==> flow/design.v <==
`timescale 1ns / 1ns
module complex_multiplier
    #(parameter integer     OPERAND_WIDTH_A = 16,  
      parameter integer     OPERAND_WIDTH_B = 16,  
      parameter integer     OPERAND_WIDTH_OUT = 32,   
      parameter integer     STAGES = 6,   
      parameter             BLOCKING = 0,
      parameter             ROUND_MODE = 0,
      parameter integer     GROWTH_BITS = 0,   
      parameter             BYTE_ALIGNED = 1,
      localparam            EFF_PORT_WIDTH_A = BYTE_ALIGNED ? ((OPERAND_WIDTH_A*2+15)/16)*16 : OPERAND_WIDTH_A * 2,
      localparam            EFF_PORT_WIDTH_B = BYTE_ALIGNED ? ((OPERAND_WIDTH_B*2+15)/16)*16 : OPERAND_WIDTH_B * 2,
      localparam            EFF_PORT_WIDTH_OUT = BYTE_ALIGNED ? ((OPERAND_WIDTH_OUT*2+15)/16)*16 : OPERAND_WIDTH_OUT * 2
    )
    (   
        input                                           aclk,
        input                                           aresetn,
		input                                           rounding_cy,
        input               [EFF_PORT_WIDTH_A - 1 : 0]    s_axis_a_tdata,
        output reg                                      s_axis_a_tready,
        input                                           s_axis_a_tvalid,
        input               [EFF_PORT_WIDTH_B - 1 : 0]    s_axis_b_tdata,
        output reg                                      s_axis_b_tready,
        input                                           s_axis_b_tvalid,
        output reg  		[EFF_PORT_WIDTH_OUT - 1 : 0]  m_axis_dout_tdata,
        output reg                                      m_axis_dout_tvalid,
        input                                           m_axis_dout_tready
        );
    localparam INPUT_WIDTH_A = OPERAND_WIDTH_A * 2;
    localparam INPUT_WIDTH_B = OPERAND_WIDTH_B * 2;
    localparam OUTPUT_WIDTH  = OPERAND_WIDTH_OUT * 2;
    localparam TRUNC_BITS = (INPUT_WIDTH_A + INPUT_WIDTH_B - OUTPUT_WIDTH)/2 + 1 + GROWTH_BITS;
    localparam OUTPUT_PADDING = EFF_PORT_WIDTH_OUT - OUTPUT_WIDTH;
    localparam CALCULATION_STAGES = 6;    
    reg        [STAGES : 0]                     tvalid;
    reg        [EFF_PORT_WIDTH_OUT-1:0]         tdata [STAGES-2:0];
    wire signed [OPERAND_WIDTH_A-1:0] a_r = s_axis_a_tdata[OPERAND_WIDTH_A - 1 : 0];
    wire signed [OPERAND_WIDTH_A-1:0] a_i = s_axis_a_tdata[EFF_PORT_WIDTH_A / 2 + OPERAND_WIDTH_A - 1 : EFF_PORT_WIDTH_A / 2];
    wire signed [OPERAND_WIDTH_B-1:0] b_r = s_axis_b_tdata[OPERAND_WIDTH_B - 1 : 0];
    wire signed [OPERAND_WIDTH_B-1:0] b_i = s_axis_b_tdata[EFF_PORT_WIDTH_B / 2 + OPERAND_WIDTH_B - 1 : EFF_PORT_WIDTH_B / 2];
    reg signed [OPERAND_WIDTH_A + OPERAND_WIDTH_B : 0] mult_r, mult_i, mult_0, common, common_r1, common_r2, p_r_int, p_i_int;
    reg signed [OPERAND_WIDTH_A - 1 : 0] a_r_d, a_i_d, a_r_dd, a_i_dd, a_r_ddd, a_i_ddd, a_r_dddd, a_i_dddd;
    reg signed [OPERAND_WIDTH_B - 1 : 0] b_r_d, b_i_d, b_r_dd, b_i_dd, b_r_ddd, b_i_ddd;
    reg                          a_valid_d, b_valid_d;
    reg signed [OPERAND_WIDTH_A : 0] a_dd_common;
    reg signed [OPERAND_WIDTH_B : 0] a_dd_r, a_dd_i;
    reg        [STAGES - 1 : 0]  rounding_cy_buf ;
    wire signed [OPERAND_WIDTH_OUT - 1 : 0] result_r;
    wire signed [OPERAND_WIDTH_OUT - 1 : 0] result_i;
    wire signed [OPERAND_WIDTH_A + OPERAND_WIDTH_B + 1 - 1 : 0] temp1, temp2;
    localparam rounding_cy_buf_index = CALCULATION_STAGES - 1;
    wire signed [OPERAND_WIDTH_A + OPERAND_WIDTH_B + 1 - 1 : 0] rounding_cy_extended = {{(OPERAND_WIDTH_A + OPERAND_WIDTH_B){1'b0}}, rounding_cy_buf[rounding_cy_buf_index]};
	if (ROUND_MODE == 0 || TRUNC_BITS == 0) begin
        assign temp1 = p_r_int >>> TRUNC_BITS;
        assign temp2 = p_i_int >>> TRUNC_BITS;
		assign result_r = temp1[OPERAND_WIDTH_OUT - 1 : 0];
		assign result_i = temp2[OPERAND_WIDTH_OUT - 1 : 0];    
	end
	else begin
        wire signed [OPERAND_WIDTH_A + OPERAND_WIDTH_B + 1 - 1 : 0] point5_correction = {{(OPERAND_WIDTH_A + OPERAND_WIDTH_B + 1 - TRUNC_BITS){1'b0}}, 1'b0, {(TRUNC_BITS-1){1'b1}}} + rounding_cy_extended;
        assign temp1 = (p_r_int + point5_correction) >>> TRUNC_BITS;
        assign temp2 = (p_i_int + point5_correction) >>> TRUNC_BITS;
		assign result_r = temp1[OPERAND_WIDTH_OUT-1:0];
		assign result_i = temp2[OPERAND_WIDTH_OUT-1:0];    
	end
    integer i;
    always @(posedge aclk) begin
        if (!aresetn) begin
            tvalid <= 0;
            a_valid_d <= 0;
            b_valid_d <= 0;
            m_axis_dout_tvalid <= 0;
        end
        else begin
            a_valid_d <= s_axis_a_tvalid;
            b_valid_d <= s_axis_b_tvalid;
            a_r_d <= a_r;
            a_i_d <= a_i;
            b_r_d <= b_r;
            b_i_d <= b_i;
            if (ROUND_MODE == 1)
                rounding_cy_buf[0] <= rounding_cy;
            else if (ROUND_MODE == 2)   
                rounding_cy_buf[0] <= ~rounding_cy_buf[0];
            if (BLOCKING == 1 && m_axis_dout_tready == 0 && m_axis_dout_tvalid == 1) begin 
                m_axis_dout_tvalid <= 0;
                m_axis_dout_tdata <= {(OUTPUT_WIDTH){1'b0}};
                s_axis_a_tready <= 0;
                s_axis_b_tready <= 0;
            end
            else begin
                s_axis_a_tready <= 1;
                s_axis_b_tready <= 1;
                a_dd_common <= a_r_d - a_i_d;
                a_r_dd <= a_r_d;
                a_i_dd <= a_i_d;
                b_r_dd <= b_r_d;
                b_i_dd <= b_i_d;
                a_r_ddd <= a_r_dd;
                a_i_ddd <= a_i_dd;
                b_r_ddd <= b_r_dd;
                b_i_ddd <= b_i_dd;
                mult_0 <= a_dd_common * b_i_dd;
                a_r_dddd <= a_r_ddd;
                a_i_dddd <= a_i_ddd;
                a_dd_r <= b_r_ddd - b_i_ddd;
                a_dd_i <= b_r_ddd + b_i_ddd;
                common <= mult_0;
                mult_r <= a_dd_r * a_r_dddd;
                mult_i <= a_dd_i * a_i_dddd;
                common_r1 <= common;
                common_r2 <= common;
                p_r_int <= mult_r + common_r1;
                p_i_int <= mult_i + common_r2;
                for (i = 1; i<STAGES; i = i + 1) begin
                    rounding_cy_buf[i] <= rounding_cy_buf[i-1];
                end
                tvalid[0] <= a_valid_d & b_valid_d;
                for (i = 1; i<(STAGES); i = i+1) begin
                    tvalid[i] <= tvalid[i-1];
                end
                m_axis_dout_tvalid <= tvalid[STAGES-2];
                if (STAGES > CALCULATION_STAGES) begin
                    tdata[0] <= {{(OUTPUT_PADDING/2){result_i[OPERAND_WIDTH_OUT - 1]}}, result_i,
                        {(OUTPUT_PADDING/2){result_r[OPERAND_WIDTH_OUT - 1]}}, result_r};
                    for (i = 1; i<(STAGES-CALCULATION_STAGES); i = i+1) begin
                        tdata[i] <= tdata[i-1];
                    end
                    m_axis_dout_tdata <= tdata[STAGES - CALCULATION_STAGES - 1];
                end
                else begin
                     m_axis_dout_tdata <= {{(OUTPUT_PADDING/2){result_i[OPERAND_WIDTH_OUT - 1]}}, result_i,
                         {(OUTPUT_PADDING/2){result_r[OPERAND_WIDTH_OUT - 1]}}, result_r};
                end
            end
        end
    end
endmodule
Appendix: tool output

=== Step by step through the tools: complex_multiplier ===
Each step is given for the RTL above and for the edited RTL.
"original" refers to lines of the RTL above, "edited" to lines of the edited file.
"difference" is "edited" less "original", of the values as shown; "relative change" is that difference over "original", in percent.
Operators: Yosys type, input widths -> output width; for muxes data width and select width s.
Cell names lack the library's common part.
The mark -- stands for no value.

* Top: complex_multiplier
* Clock port: aclk
* Standard-cell library: sky130hd
* Timing corner: tt_025C_1v80

=== The edit ===
The edit as a unified diff against the file above.
The edited RTL no longer does the same as the RTL above: the edit was made by script, with no optimisation intended.

<pre>
@@ -104,5 +104,5 @@
                 a_r_dddd <= a_r_ddd;
                 a_i_dddd <= a_i_ddd;
-                a_dd_r <= b_r_ddd - b_i_ddd;
+                a_dd_r <= b_r_ddd ^ b_i_ddd;
                 a_dd_i <= b_r_ddd + b_i_ddd;
                 common <= mult_0;
</pre>

=== Word-level counts ===
Source: Yosys, flattened and elaborated, memories not mapped. Widths are those after wreduce; folded enables and synchronous resets count as part of the registers. Registers that Yosys merges into a memory's read port (data or address) are not register bits. Print and check cells do not count. Equal cells are merged and count once.

{| class="wikitable"
|+ Operators by class
! what !! original !! edited !! difference !! relative change (%)
|-
| $mul || 3 || 3 || 0 || 0.00
|-
| add/sub/neg operators || 5 || 4 || -1 || -20.00
|-
| bitwise operators || 1 || 2 || +1 || +100.00
|}

{| class="wikitable"
|+ Operators by type and width
! kind !! original !! edited !! difference !! relative change (%)
|-
| $sub 16x16->17 || 2 || 1 || -1 || -50.00
|-
| $xor 16x16->16 || 0 || 1 || +1 || --
|-
| $mul 17x16->33 || 3 || 3 || 0 || 0.00
|-
| $add 33x33->33 || 2 || 2 || 0 || 0.00
|-
| $add 16x16->17 || 1 || 1 || 0 || 0.00
|-
| $and 1x1->1 || 1 || 1 || 0 || 0.00
|}

{| class="wikitable"
|+ Bit counts
! what !! original !! edited !! difference !! relative change (%)
|-
| output and inout port bits || 67 || 67 || 0 || 0.00
|-
| cells after elaboration || 38 || 38 || 0 || 0.00
|-
| register bits after elaboration || 578 || 578 || 0 || 0.00
|-
| input port bits || 70 || 70 || 0 || 0.00
|}

=== Longest topological paths ===
Depth = most cells in a row (Yosys ltp): at word level without a register or memory, in the mapped netlist without a sequential cell, where the memories' decode and read muxes count.

{| class="wikitable"
|+ Logic depth
! what !! original !! edited !! difference !! relative change (%)
|-
| depth in word-level cells || 1 || 1 || 0 || 0.00
|-
| ABC_AREA || 0 || 0 || -- || --
|-
| mapped depth || 25 || 25 || 0 || 0.00
|}

=== Mapped cells and area ===
The flow's flattened synthesis, as Yosys stat reports it; memories are mapped. The netlist is that of the ABC_AREA named above (0 if unset); the other value can give another one.

{| class="wikitable"
|+ Cells by type
! type !! original !! edited !! difference !! relative change (%)
|-
| inv_1 || 988 || 937 || -51 || -5.16
|-
| nor2_1 || 168 || 120 || -48 || -28.57
|-
| nand2_1 || 432 || 464 || +32 || +7.41
|-
| and2_1 || 406 || 380 || -26 || -6.40
|-
| o21ai_0 || 80 || 57 || -23 || -28.75
|-
| a21o_1 || 70 || 47 || -23 || -32.86
|-
| ha_1 || 362 || 345 || -17 || -4.70
|-
| clkbuf_1 || 125 || 109 || -16 || -12.80
|-
| xor2_1 || 45 || 32 || -13 || -28.89
|-
| o21ai_1 || 6 || 18 || +12 || +200.00
|-
| fa_1 || 833 || 823 || -10 || -1.20
|-
| nor2b_1 || 26 || 19 || -7 || -26.92
|-
| o31ai_1 || 10 || 3 || -7 || -70.00
|-
| nor4_1 || 0 || 7 || +7 || --
|-
| nand3_1 || 37 || 43 || +6 || +16.22
|-
| a211oi_1 || 14 || 20 || +6 || +42.86
|-
| or3_1 || 14 || 9 || -5 || -35.71
|-
| a21boi_0 || 8 || 3 || -5 || -62.50
|}

The list need not be complete.

{| class="wikitable"
|+ Synthesis totals
! what !! original !! edited !! difference !! relative change (%)
|-
| standard cells after synthesis || 4754 || 4573 || -181 || -3.81
|-
| cell area after synthesis (µm²) || 53356.2 || 52158.8 || -1197.4 || -2.24
|-
| buffers || 131 || 115 || -16 || -12.21
|-
| mapped flip-flops || 575 || 574 || -1 || -0.17
|-
| area of sequential cells (µm²) || 17186.5 || 17156.5 || -30.0 || -0.17
|}

=== Timing after synthesis ===
Path of least setup slack by OpenSTA after synthesis, without wires, with an ideal clock, recovery checks aside; 20% of the period is set as input and as output delay. Where synthesis merged equal registers, the netlist keeps one of their names.

{| class="wikitable"
|+ Timing path post-synthesis
! what !! original !! edited !! difference !! relative change (%)
|-
| path kind || register -> register || register -> register || -- || --
|-
| from || register b_i_dd[1] || register a_i_dddd[1] || -- || --
|-
| to || register mult_0[32] || register mult_i[31] || -- || --
|-
| setup slack (ns) || 1.694 || 1.719 || +0.025 || --
|-
| time at the first pin (ns) || 0.000 || 0.000 || 0.000 || --
|-
| library setup time (ns) || 0.260 || 0.258 || -0.002 || --
|-
| path delay (ns) || 6.306 || 6.282 || -0.024 || -0.38
|-
| period (ns) || 8.0 || 8.0 || 0.0 || 0.00
|-
| arrival (ns) || 6.046 || 6.024 || -0.022 || -0.36
|-
| stages on the path || 22 || 21 || -1 || -4.55
|-
| data required time (ns) || 7.740 || 7.742 || +0.002 || +0.03
|-
| buffers on the path || 1 || 1 || 0 || 0.00
|-
| synthesis period reached (ns) || 6.306 || 6.281 || -0.025 || -0.40
|}

"path delay" is the arrival time less input delay plus setup time.
"stages on the path": output pins that drive a net of the path, with the launching flip-flop's if there is one; two outputs of one cell count as two.
"synthesis period reached" is the clock period less the worst setup slack; recovery checks do not enter. This is arithmetic on one report: input and output delays are still those of the set period (20% each).
The rows between start and end are the longest chain of elaborated cells between them; the timing report does not say that the signal goes this way. Where chains are equally long, one stands for them.
A line is the first line of the expression or statement that the cell stems from. Yosys adds cells for indexed reads and writes and turns some case tables into memories.

Between the ends, post-synthesis, original:
* Cells stage by stage: edfxtp_1 clkbuf_1 nand2_1 inv_1 fa_1 fa_1 fa_1 fa_1 fa_1 inv_1 fa_1 inv_1 ha_1 nand2_1 or2_2 nor3_1 a21oi_1 o31ai_1 o41ai_1 o21bai_1 a21oi_1 xnor2_1
* Length of the longest elaborated chain: 1
* Elaborated cells on any way between the ends: 1
* RTL lines with such cells: 1

{| class="wikitable"
|+ Ends and longest elaborated chain, post-synthesis, original
! what !! line !! RTL
|-
| start, declared || 43 || <nowiki>reg signed [OPERAND_WIDTH_B - 1 : 0] b_r_d, b_i_d, b_r_dd, b_i_dd, b_r_ddd, b_i_ddd;</nowiki>
|-
| start, assigned || 98 || <nowiki>b_i_dd <= b_i_d;</nowiki>
|-
| $mul 17x16->33 || 103 || <nowiki>mult_0 <= a_dd_common * b_i_dd;</nowiki>
|-
| end, assigned || 103 ||
|-
| end, declared || 41 || <nowiki>reg signed [OPERAND_WIDTH_A + OPERAND_WIDTH_B : 0] mult_r, mult_i, mult_0, common, common_r1, common_r2, p_r_i ...</nowiki>
|}

Between the ends, post-synthesis, edited:
* Cells stage by stage: edfxtp_1 clkbuf_1 nand2_1 inv_1 fa_1 fa_1 fa_1 fa_1 fa_1 inv_1 fa_1 inv_1 ha_1 a211oi_1 o21ai_0 a221oi_1 nand2_1 o21ai_0 o2111ai_1 a21oi_1 xnor2_1
* Length of the longest elaborated chain: 1
* Elaborated cells on any way between the ends: 1
* RTL lines with such cells: 1

{| class="wikitable"
|+ Ends and longest elaborated chain, post-synthesis, edited
! what !! line !! RTL
|-
| start, declared || 42 || <nowiki>reg signed [OPERAND_WIDTH_A - 1 : 0] a_r_d, a_i_d, a_r_dd, a_i_dd, a_r_ddd, a_i_ddd, a_r_dddd, a_i_dddd;</nowiki>
|-
| start, assigned || 105 || <nowiki>a_i_dddd <= a_i_ddd;</nowiki>
|-
| $mul 17x16->33 || 110 || <nowiki>mult_i <= a_dd_i * a_i_dddd;</nowiki>
|-
| end, assigned || 110 ||
|-
| end, declared || 41 || <nowiki>reg signed [OPERAND_WIDTH_A + OPERAND_WIDTH_B : 0] mult_r, mult_i, mult_0, common, common_r1, common_r2, p_r_i ...</nowiki>
|}

=== Path in the finished layout ===
From the final timing report of the runs of pair 1: the path of least setup slack in the routed layout; clock arrival at registers is part of the times.

{| class="wikitable"
|+ Timing path after layout
! what !! original !! edited !! difference !! relative change (%)
|-
| path kind || register -> register || register -> register || -- || --
|-
| from || register b_i_dd[1] || register a_i_dddd[1] || -- || --
|-
| to || register mult_0[32] || register mult_i[31] || -- || --
|-
| stages on the path || 24 || 20 || -4 || -16.67
|-
| period (ns) || 8.0 || 8.0 || 0.0 || 0.00
|-
| setup slack (ns) || 0.85 || 0.93 || +0.08 || --
|-
| time at the first pin (ns) || 0.64 || 0.66 || +0.02 || +3.12
|-
| library setup time (ns) || 0.26 || 0.24 || -0.02 || --
|-
| data required time (ns) || 8.37 || 8.39 || +0.02 || +0.24
|-
| arrival (ns) || 7.52 || 7.45 || -0.07 || -0.93
|-
| buffers on the path || 1 || 0 || -1 || -100.00
|}

The rows between start and end are the longest chain of elaborated cells between them; the timing report does not say that the signal goes this way. Where chains are equally long, one stands for them.

Between the ends, after layout, original:
* Cells stage by stage: edfxtp_1 nand2_1 inv_1 fa_1 inv_1 fa_1 fa_1 inv_1 fa_1 fa_1 inv_1 fa_1 inv_1 ha_1 a21o_1 a21oi_1 o221ai_1 a21oi_1 o31ai_1 buf_4 o41ai_1 o21bai_1 a21oi_1 xnor2_1
* Length of the longest elaborated chain: 1
* Elaborated cells on any way between the ends: 1
* RTL lines with such cells: 1

{| class="wikitable"
|+ Ends and longest elaborated chain, after layout, original
! what !! line !! RTL
|-
| start, declared || 43 || <nowiki>reg signed [OPERAND_WIDTH_B - 1 : 0] b_r_d, b_i_d, b_r_dd, b_i_dd, b_r_ddd, b_i_ddd;</nowiki>
|-
| start, assigned || 98 || <nowiki>b_i_dd <= b_i_d;</nowiki>
|-
| $mul 17x16->33 || 103 || <nowiki>mult_0 <= a_dd_common * b_i_dd;</nowiki>
|-
| end, assigned || 103 ||
|-
| end, declared || 41 || <nowiki>reg signed [OPERAND_WIDTH_A + OPERAND_WIDTH_B : 0] mult_r, mult_i, mult_0, common, common_r1, common_r2, p_r_i ...</nowiki>
|}

Between the ends, after layout, edited:
* Cells stage by stage: edfxtp_1 nand2_1 inv_1 fa_1 fa_1 fa_1 fa_1 fa_1 inv_1 fa_1 inv_1 ha_1 a211oi_1 o21ai_0 a221oi_1 nand2_1 o21ai_0 o2111ai_1 a21oi_1 xnor2_1
* Length of the longest elaborated chain: 1
* Elaborated cells on any way between the ends: 1
* RTL lines with such cells: 1

{| class="wikitable"
|+ Ends and longest elaborated chain, after layout, edited
! what !! line !! RTL
|-
| start, declared || 42 || <nowiki>reg signed [OPERAND_WIDTH_A - 1 : 0] a_r_d, a_i_d, a_r_dd, a_i_dd, a_r_ddd, a_i_ddd, a_r_dddd, a_i_dddd;</nowiki>
|-
| start, assigned || 105 || <nowiki>a_i_dddd <= a_i_ddd;</nowiki>
|-
| $mul 17x16->33 || 110 || <nowiki>mult_i <= a_dd_i * a_i_dddd;</nowiki>
|-
| end, assigned || 110 ||
|-
| end, declared || 41 || <nowiki>reg signed [OPERAND_WIDTH_A + OPERAND_WIDTH_B : 0] mult_r, mult_i, mult_0, common, common_r1, common_r2, p_r_i ...</nowiki>
|}

=== Measured runs ===
Runs of the flow (Yosys, OpenROAD) on both versions; the two runs of a pair have the same settings. The constraints put input and output delay at 20% of the set period each and load the outputs with 0.01 pF.

Settings, pair 1:
* CORE_UTILIZATION: 40
* period_ns: 8.0
* CAP_MARGIN: 20
* CORE_MARGIN: 2
* SLEW_MARGIN: 20

{| class="wikitable"
|+ Measured results, pair 1
! what !! original !! edited !! difference !! relative change (%)
|-
| chip area in the Yosys report (µm²) || 53356.2 || 52158.8 || -1197.4 || -2.24
|-
| final worst hold slack (ns) || 0.402 || 0.397 || -0.005 || --
|-
| final setup TNS (ns) || 0.000 || 0.000 || 0.000 || --
|-
| reached clock period (ns) || 7.146 || 7.066 || -0.080 || -1.12
|-
| worst setup slack after layout (ns) || 0.854 || 0.934 || +0.080 || --
|-
| standard-cell area after layout (µm²) || 58915.3 || 57674.1 || -1241.2 || -2.11
|-
| die outline area (µm²) || 136327.0 || 133302.0 || -3025.0 || -2.22
|}

Settings, pair 2:
* CORE_ASPECT_RATIO: 0.96
* CORE_UTILIZATION: 16
* GPL_TIMING_DRIVEN: 0
* MIN_ROUTING_LAYER: met2
* PLACE_DENSITY_LB_ADDON: 0.0
* SETUP_SLACK_MARGIN: -0.56
* TNS_END_PERCENT: 95
* period_ns: 7.64
* CAP_MARGIN: 20
* CORE_MARGIN: 2
* SLEW_MARGIN: 20

{| class="wikitable"
|+ Measured results, pair 2
! what !! original !! edited !! difference !! relative change (%)
|-
| chip area in the Yosys report (µm²) || 53356.2 || 52158.8 || -1197.4 || -2.24
|-
| final worst hold slack (ns) || 0.364 || 0.395 || +0.031 || --
|-
| final setup TNS (ns) || -0.486 || -0.335 || +0.151 || --
|-
| reached clock period (ns) || 7.817 || 7.766 || -0.051 || -0.65
|-
| worst setup slack after layout (ns) || -0.177 || -0.126 || +0.051 || --
|-
| standard-cell area after layout (µm²) || 63674.8 || 62681.4 || -993.4 || -1.56
|-
| die outline area (µm²) || 338111.0 || 330575.0 || -7536.0 || -2.23
|}

"reached clock period": clock period set for the run, less the worst setup slack. It is reckoned from that one timing run; input and output delays stay at 20% of the period that was set.
